==> flow/design.v <==
module rgb2hsv(
        input clock,
        input reset_n,
        input in_valid,
        input [7:0] in_red,
        input [7:0] in_green,
        input [7:0] in_blue,
        input in_visual,
        input in_done,
        output out_valid,
        output [7:0] out_red,
        output [7:0] out_green,
        output [7:0] out_blue,
        output [7:0] out_hue,
        output [7:0] out_saturation,
        output [7:0] out_brightness,
        output out_visual,
        output out_done
    );
    reg valid1;
    reg [7:0] red1;
    reg [7:0] green1;
    reg [7:0] blue1;
    reg visual1;
    reg done1;
    reg [7:0] max_value1;
    reg [1:0] max_index1;
    reg [7:0] min_value1;
    reg [1:0] min_index1;
    always @(posedge clock)
    begin
        if (reset_n) begin
            valid1 <= in_valid;
            red1[7:0] <= in_red[7:0];
            green1[7:0] <= in_green[7:0];
            blue1[7:0] <= in_blue[7:0];
            visual1 <= in_visual;
            done1 <= in_done;
            if (in_red >= in_green) begin
                if (in_red >= in_blue) begin
                    max_value1[7:0] <= in_red[7:0];
                    max_index1[1:0] <= 1;
                end
                else begin
                    max_value1[7:0] <= in_blue[7:0];
                    max_index1[1:0] <= 3;
                end
            end
            else begin
                if (in_blue >= in_green) begin
                    max_value1[7:0] <= in_blue[7:0];
                    max_index1[1:0] <= 3;
                end
                else begin
                    max_value1[7:0] <= in_green[7:0];
                    max_index1[1:0] <= 2;
                end
            end
            if (in_red < in_green) begin
                if (in_red < in_blue) begin
                    min_value1[7:0] <= in_red[7:0];
                    min_index1[1:0] <= 1;
                end
                else begin
                    min_value1[7:0] <= in_blue[7:0];
                    min_index1[1:0] <= 3;
                end
            end
            else begin
                if (in_blue < in_green) begin
                    min_value1[7:0] <= in_blue[7:0];
                    min_index1[1:0] <= 3;
                end
                else begin
                    min_value1[7:0] <= in_green[7:0];
                    min_index1[1:0] <= 2;
                end
            end
        end 
        else begin
            valid1 <= 1'b0;
            red1[7:0] <= 8'b0;
            green1[7:0] <= 8'b0;
            blue1[7:0] <= 8'b0;
            visual1 <= 1'b0;
            done1 <= 1'b0;
            max_value1[7:0] <= 8'd0;
            max_index1[1:0] <= 2'd0; 
            min_value1[7:0] <= 8'd0; 
            min_index1[1:0] <= 2'd0;
        end
    end
    reg valid2;
    reg [7:0] red2;
    reg [7:0] green2;
    reg [7:0] blue2;
    reg visual2;
    reg done2;
    reg [7:0] dif2;
    reg [7:0] max_value2;
    reg [1:0] max_index2;
    reg [7:0] min_value2;
    reg [1:0] min_index2;
    always @(posedge clock)
    begin
        if (reset_n) begin
            valid2 <= valid1;
            red2[7:0] <= red1[7:0];
            green2[7:0] <= green1[7:0];
            blue2[7:0] <= blue1[7:0];
            visual2 <= visual1;
            done2 <= done1;
            dif2[7:0] <= max_value1[7:0] - min_value1[7:0];
            max_value2[7:0] <= max_value1[7:0];
            max_index2[1:0] <= max_index1[1:0];
            min_value2[7:0] <= min_value1[7:0];
            min_index2[1:0] <= min_index1[1:0];
        end 
        else begin
            valid2 <= 1'b0;
            red2[7:0] <= 8'b0;
            green2[7:0] <= 8'b0;
            blue2[7:0] <= 8'b0;
            visual2 <= 1'b0;
            done2 <= 1'b0;
            dif2[7:0] <= 8'd0;
            max_value2[7:0] <= 8'd0;
            max_index2[1:0] <= 2'd0;
            min_value2[7:0] <= 8'd0; 
            min_index2[1:0] <= 2'd0;
        end
    end
    reg valid3;
    reg [7:0] red3;
    reg [7:0] green3;
    reg [7:0] blue3;
    reg visual3;
    reg done3;
    reg [11:0] hue3;
    reg [7:0] dif3;
    reg [7:0] max_value3;
    reg [1:0] max_index3;
    reg [7:0] min_value3;
    reg [1:0] min_index3;
    always @(posedge clock)
    begin
        if (reset_n) begin
            valid3 <= valid2;
            red3[7:0] <= red2[7:0];
            green3[7:0] <= green2[7:0];
            blue3[7:0] <= blue2[7:0];
            visual3 <= visual2;
            done3 <= done2;
            dif3[7:0] <= dif2[7:0];
            max_value3[7:0] <= max_value2[7:0];
            max_index3[1:0] <= max_index2[1:0];
            min_value3[7:0] <= min_value2[7:0];
            min_index3[1:0] <= min_index2[1:0];
            if (dif2 > 0) begin
                if (max_index2 == 1) begin
                    if (green2 < blue2) begin
                        hue3[11:0] <= ((blue2 - green2) << 4);
                    end
                    else begin
                        hue3[11:0] <= ((green2 - blue2) << 4);
                    end
                end
                if (max_index2 == 2) begin
                    if (blue2 < red2) begin
                        hue3[11:0] <= ((red2 - blue2) << 4);
                    end
                    else begin
                        hue3[11:0] <= ((blue2 - red2) << 4);
                    end
                end
                if (max_index2 == 3) begin
                    if (red2 < green2) begin
                        hue3[11:0] <= ((green2 - red2) << 4);
                    end
                    else begin
                        hue3[11:0] <= ((red2 - green2) << 4);
                    end
                end
            end
            else begin
                hue3[11:0] <= 12'd0;             
            end
        end
        else begin
            valid3 <= 1'b0;
            red3[7:0] <= 8'b0;
            green3[7:0] <= 8'b0;
            blue3[7:0] <= 8'b0;
            visual3 <= 1'b0;
            done3 <= 1'b0;
            hue3[11:0] <= 12'd0;
            dif3[7:0] <= 8'd0;
            max_value3[7:0] <= 8'd0;
            max_index3[1:0] <= 2'd0;
            min_value3[7:0] <= 8'd0;
            min_index3[1:0] <= 2'd0;
        end
    end
    reg valid4;
    reg [7:0] red4;
    reg [7:0] green4;
    reg [7:0] blue4;
    reg visual4;
    reg done4;
    reg [11:0] hue4;
    reg [7:0] dif4;
    reg [7:0] max_value4;
    reg [1:0] max_index4;
    always @(posedge clock)
    begin
        if (reset_n) begin
            valid4 <= valid3;
            red4[7:0] <= red3[7:0];
            green4[7:0] <= green3[7:0];
            blue4[7:0] <= blue3[7:0];
            visual4 <= visual3;
            done4 <= done3;          
            dif4[7:0] <= dif3[7:0];
            max_value4[7:0] <= max_value3[7:0];
            max_index4 <= max_index3;
            hue4[11:0] <= (hue3 / dif3);
        end
        else begin
            valid4 <= 1'b0;
            red4[7:0] <= 8'b0;
            green4[7:0] <= 8'b0;
            blue4[7:0] <= 8'b0;
            visual4 <= 1'b0;
            done4 <= 1'b0;
            hue4[11:0] <= 12'd0;
            dif4[7:0] <= 8'd0;
            max_value4 <= 8'd0;
            max_index4[1:0] <= 2'd0;
        end
    end
    reg valid5;
    reg [7:0] red5;
    reg [7:0] green5;
    reg [7:0] blue5;
    reg visual5;
    reg done5;
    reg [11:0] hue5;
    reg [7:0] dif5;
    reg [7:0] max_value5;
    always @(posedge clock)
    begin
        if (reset_n) begin
            valid5 <= valid4;
            red5[7:0] <= red4[7:0];
            green5[7:0] <= green4[7:0];
            blue5[7:0] <= blue4[7:0];
            visual5 <= visual4;
            done5 <= done4;
            dif5[7:0] <= dif4[7:0];
            max_value5[7:0] <= max_value4[7:0];
            if (dif4 > 0) begin
                if (max_index4 == 1) begin
                    if (green4 < blue4) begin
                        hue5[11:0] <= 96 - hue4;
                    end
                    else begin
                        hue5[11:0] <= 0 + hue4;
                    end
                end
                if (max_index4 == 2) begin
                    if (blue4 < red4) begin
                        hue5[11:0] <= 32 - hue4;
                    end
                    else begin
                        hue5[11:0] <= 32 + hue4;
                    end
                end
                if (max_index4 == 3) begin
                    if (red4 < green4) begin
                        hue5[11:0] <= 64 - hue4;
                    end
                    else begin
                        hue5[11:0] <= 64 + hue4;
                    end
                end
            end
            else begin
                hue5[11:0] <= 12'd0;             
            end
        end
        else begin
            valid5 <= 1'b0;
            red5[7:0] <= 8'b0;
            green5[7:0] <= 8'b0;
            blue5[7:0] <= 8'b0;
            visual5 <= 1'b0;
            done5 <= 1'b0;
            dif5[7:0] <= 8'd0;
            max_value5[7:0] <= 8'd0;
            hue5[11:0] <= 12'd0;
        end
    end
    reg valid;
    reg [7:0] red;
    reg [7:0] green;
    reg [7:0] blue;
    reg visual;
    reg done;
    reg [18:0] hue;
    reg [7:0] saturation;
    reg [7:0] max_value;
    always @(posedge clock)
    begin
        if (reset_n) begin
            valid <= valid5;
            red[7:0] <= red5[7:0];
            green[7:0] <= green5[7:0];
            blue[7:0] <= blue5[7:0];
            visual <= visual5;
            done <= done5;
            max_value[7:0] <= max_value5[7:0];
            hue[18:0] <= (85 * hue5);
            if (max_value5 == 0) begin
                saturation[7:0] <= 8'd0;
            end
            else begin
                saturation[7:0] <= 255 * dif5 / max_value5;
            end
        end
        else begin 
            valid <= 1'b0;
            red[7:0] <= 8'b0;
            green[7:0] <= 8'b0;
            blue[7:0] <= 8'b0;
            visual <= 1'b0;
            done <= 1'b0;
            max_value[7:0] <= 8'd0;
            hue[18:0] <= 19'd0;
            saturation [7:0] <= 8'd0;
        end
    end
    assign out_valid = valid;
    assign out_red[7:0] = red[7:0];
    assign out_green[7:0] = green[7:0];  
    assign out_blue[7:0] = blue[7:0];
    assign out_hue[7:0] = hue[12:5];
    assign out_saturation[7:0] = saturation[7:0];
    assign out_brightness[7:0] = max_value[7:0];
    assign out_visual = visual;
    assign out_done = done;
endmodule
* Step by step through the tools: rgb2hsv
What the tools print for rgb2hsv, step after step. Lines are those of the file above, counted from 1. Library cell names are shortened. Not given: --
Design: top module rgb2hsv, clock input clock, standard-cell library sky130hd, library corner tt_025C_1v80

* Word-level counts
Yosys after proc, flatten, opt, wreduce and memory -nomap, before mapping. Memory bits, and registers merged into a memory's read port (data or address), are not among the register bits. Print and check cells are not counted. Equal cells are merged and count once.
Operators by class: $add $sub $neg 12, div/mod/pow operators 2, bitwise gates (word level) 1, multiply operators 2, muxes and demuxes 21, eq/ne operators 6, reductions and logical operators 6, $lt $le $gt $ge 14
Operators with widths (number):
- divider 32 x 8 -> 32 bit | 1
- 2-to-1 mux 12 bit | 12
- multiplier 8 x 8 -> 16 bit (first input constant) | 1
- divider 12 x 8 -> 12 bit | 1
- multiplier 7 x 12 -> 13 bit (first input constant) | 1
- < comparator 8 bit | 9
- subtractor 8 bit | 7
- 2-to-1 mux 8 bit | 6
- subtractor 7 x 12 -> 12 bit (first input constant) | 2
- greater-or-equal comparator 8 bit | 3
- greater-than comparator 8 x 1 -> 1 bit (second input constant) | 2
- adder 6 x 12 -> 12 bit (first input constant) | 1
- subtractor 6 x 12 -> 12 bit (first input constant) | 1
- adder 7 x 12 -> 12 bit (first input constant) | 1
- == test 2 bit (second input constant) | 4
- logical NOT 8 bit | 1
- nonzero test 3 bit | 2
- == test 2 x 1 -> 1 bit (second input constant) | 2
- AND reduction 2 bit | 2
- 2-to-1 mux 2 bit | 2
- OR reduction 2 bit | 1
- inverter 1 bit | 1
- 2-to-1 mux 1 bit | 1
Word-level totals: register bits 315, output and inout bits 51

* Depth
Longest topological path by Yosys (ltp), each cell counted once; first at word level (registers and memories cut), then after technology mapping (sequential cells cut; the memories' decode and read muxes count).
Depth: depth in word-level cells 5, ABC_AREA 0, gate-level depth with buffers 428

* Synthesis result
Source: synth_stat.txt of the flow (Yosys; design flattened, memories mapped). It holds for the ABC_AREA given above (unset counts as 0); a run with the other value may have another netlist.
Mapped netlist: buffer cells 128, chip area (Yosys) 36228.5 um^2, flip-flops 306, area of sequential cells 6125.9 um^2, cell count 4675
Cell types:
- dfxtp_1 | number 306, total area 6.13E+03 um^2
- ha_1 | number 459, total area 5.74E+03 um^2
- nor2_1 | number 455, total area 1.71E+03 um^2
- o21a_1 | number 215, total area 1.61E+03 um^2
- nor3_1 | number 272, total area 1.36E+03 um^2
- and2_1 | number 198, total area 1.24E+03 um^2
- nand2_1 | number 324, total area 1.22E+03 um^2
- a21oi_1 | number 239, total area 1.2E+03 um^2
- xnor2_1 | number 135, total area 1.18E+03 um^2
- inv_1 | number 267, total area 1E+03 um^2
- o21ai_0 | number 186, total area 930.893 um^2
- fa_1 | number 43, total area 860.826 um^2
- mux2_2 | number 74, total area 833.299 um^2
- o31ai_1 | number 91, total area 683.155 um^2
- a21o_1 | number 88, total area 660.634 um^2
- xor2_1 | number 67, total area 586.813 um^2
- mux2i_1 | number 56, total area 560.538 um^2
- nand3_1 | number 86, total area 430.413 um^2
Not listed: further types 123, cells in them 1114.

* Timing after synthesis
OpenSTA on the mapped netlist: ideal clock, no wires. The path of least setup slack (recovery checks aside). Input and output delay are each 20% of the period. Register names are those of the netlist, which keeps one name where synthesis merged equal registers.
Timing post-synthesis: path kind reg2reg, from reg max_value5[0], to reg saturation[0], data required time 79.859 ns, stages 394, slack 0.838 ns, time at the first pin 0.000 ns, data arrival time 79.021 ns, setup time 0.141 ns, path delay 79.162 ns, clock period 80.0 ns, period reached after synthesis 79.162 ns
"path delay" = arrival - input delay + setup time. "stages": output pins that drive a net of the path, with the launching flip-flop's if there is one; two outputs of one cell count as two. "period reached after synthesis" is the clock period less the worst setup slack; recovery checks do not enter. This is arithmetic on one report: input and output delays are still those of the set period (20% each). A register here has more assigning lines than the two given.
Between the ends, post-synthesis: cell sequence dfxtp_1 > inv_1 > ha_1 > o21a_1 > o21ai_0 > nor2_1 > ha_1 > o211ai_1 > a211oi_2 > a21oi_1 > ha_1 > or3_1 > o22ai_1 > mux2_2 > ha_1 > a21o_1 > o2111ai_1 > nand2_1 > [358 not listed] > clkbuf_1 > nor2_1 > a21oi_1 > ha_1 > a21oi_1 > nor2b_1 > o21ai_0 > nand2b_1 > a21oi_1 > nor2b_1 > o21ai_0 > nand2b_1 > a221oi_1 > o2111ai_1 > nor2_1 > o2111ai_1 > a2111oi_1 > a41oi_1, elaborated cells on any way between the ends 3, RTL lines with such cells 2, those cells by class div: 1; reduce/logical: 2
RTL lines, path post-synthesis:
- from (decl) | line 249 | reg [7:0] max_value5;
- from (assign) | line 260 | max_value5[7:0] <= max_value4[7:0];
- from (assign) | line 299 | max_value5[7:0] <= 8'd0;
- to (assign) | line 324 | saturation[7:0] <= 8'd0;
- to (assign) | line 327 | saturation[7:0] <= 255 * dif5 / max_value5;
- to (decl) | line 310 | reg [7:0] saturation;
Chain of elaborated cells between the ends: none given.

* Worst path after layout
Path of least setup slack in the final report of run 1 (OpenROAD, finished layout, wires in). Where an end is a register, its clock arrival counts in the times.
Timing after layout: path kind reg2reg, from reg max_value5[4], to reg saturation[0], stages 381, time at the first pin 0.57 ns, setup time 0.15 ns, data arrival time 72.22 ns, data required time 76.63 ns, slack 4.41 ns, clock period 76.2 ns
A register here has more assigning lines than the two given.
Between the ends, after layout: cell sequence dfxtp_1 > or4_4 > nor3_4 > o21ai_2 > nor2_1 > ha_1 > o211ai_1 > a211oi_2 > nor2_1 > a21oi_2 > ha_2 > o21a_1 > o22ai_2 > mux2_2 > ha_1 > a21o_1 > o21a_1 > or3_1 > [345 not listed] > nand3_4 > nor2_1 > a21oi_1 > ha_1 > a21oi_1 > nor2b_1 > o21ai_1 > nand2b_1 > a21oi_1 > nor2b_1 > o21ai_0 > nand2b_1 > a221oi_1 > o2111ai_1 > nor2_1 > o2111ai_1 > a2111oi_2 > a41oi_1, elaborated cells on any way between the ends 3, RTL lines with such cells 2, those cells by class div: 1; reduce/logical: 2
RTL lines, path after layout:
- from (decl) | line 249 | reg [7:0] max_value5;
- from (assign) | line 260 | max_value5[7:0] <= max_value4[7:0];
- from (assign) | line 299 | max_value5[7:0] <= 8'd0;
- to (assign) | line 324 | saturation[7:0] <= 8'd0;
- to (assign) | line 327 | saturation[7:0] <= 255 * dif5 / max_value5;
- to (decl) | line 310 | reg [7:0] saturation;
Chain of elaborated cells between the ends: none given.

Top module rgb2hsv; platform sky130hd; tools Yosys and OpenROAD; 4 stored runs in no particular order. Input and output delays are each 20% of the period that was set; the output load is 0.01 pF.
[run 1] settings: CORE_UTILIZATION=40, period_ns=76.2, CAP_MARGIN=20, CORE_MARGIN=2, SLEW_MARGIN=20
[run 1] result: chip area after synthesis (Yosys) 36228.5 um^2, die area 92994.5 um^2, standard-cell area of the final layout 41762.6 um^2, utilization 46.5 %, worst setup slack after layout 4.407 ns, total negative slack 0.000 ns
[run 2] settings: ABC_AREA=0, CAP_MARGIN=20, CELL_PAD_IN_SITES_DETAIL_PLACEMENT=0, CORE_ASPECT_RATIO=1.05, CORE_UTILIZATION=31, CTS_CLUSTER_SIZE=98, HOLD_SLACK_MARGIN=0.09, MAX_ROUTING_LAYER=met4, PLACE_DENSITY_LB_ADDON=0.2, SETUP_SLACK_MARGIN=3.53, SLEW_MARGIN=0, TNS_END_PERCENT=15, period_ns=46.4, CORE_MARGIN=2
[run 2] result: chip area after synthesis (Yosys) 36228.5 um^2, die area 119619.0 um^2, standard-cell area of the final layout 53483.8 um^2, utilization 46.1 %, worst setup slack after layout -20.585 ns, total negative slack -98.635 ns
[run 3] settings: CORE_UTILIZATION=51, CTS_CLUSTER_DIAMETER=107, GPL_TIMING_DRIVEN=0, SLEW_MARGIN=10, period_ns=43.4, CAP_MARGIN=20, CORE_MARGIN=2
[run 3] result: chip area after synthesis (Yosys) 36228.5 um^2, die area 73183.8 um^2, standard-cell area of the final layout 47982.3 um^2, utilization 68.4 %, worst setup slack after layout -28.511 ns, total negative slack -156.451 ns
[run 4] settings: CAP_MARGIN=15, CELL_PAD_IN_SITES_GLOBAL_PLACEMENT=3, CORE_MARGIN=8, CORE_UTILIZATION=51, CTS_CLUSTER_DIAMETER=107, CTS_CLUSTER_SIZE=14, GPL_ROUTABILITY_DRIVEN=0, GPL_TIMING_DRIVEN=0, SETUP_SLACK_MARGIN=5.0, SLEW_MARGIN=35, period_ns=49.5
[run 4] result: did not finish, placement stopped with GPL-0301
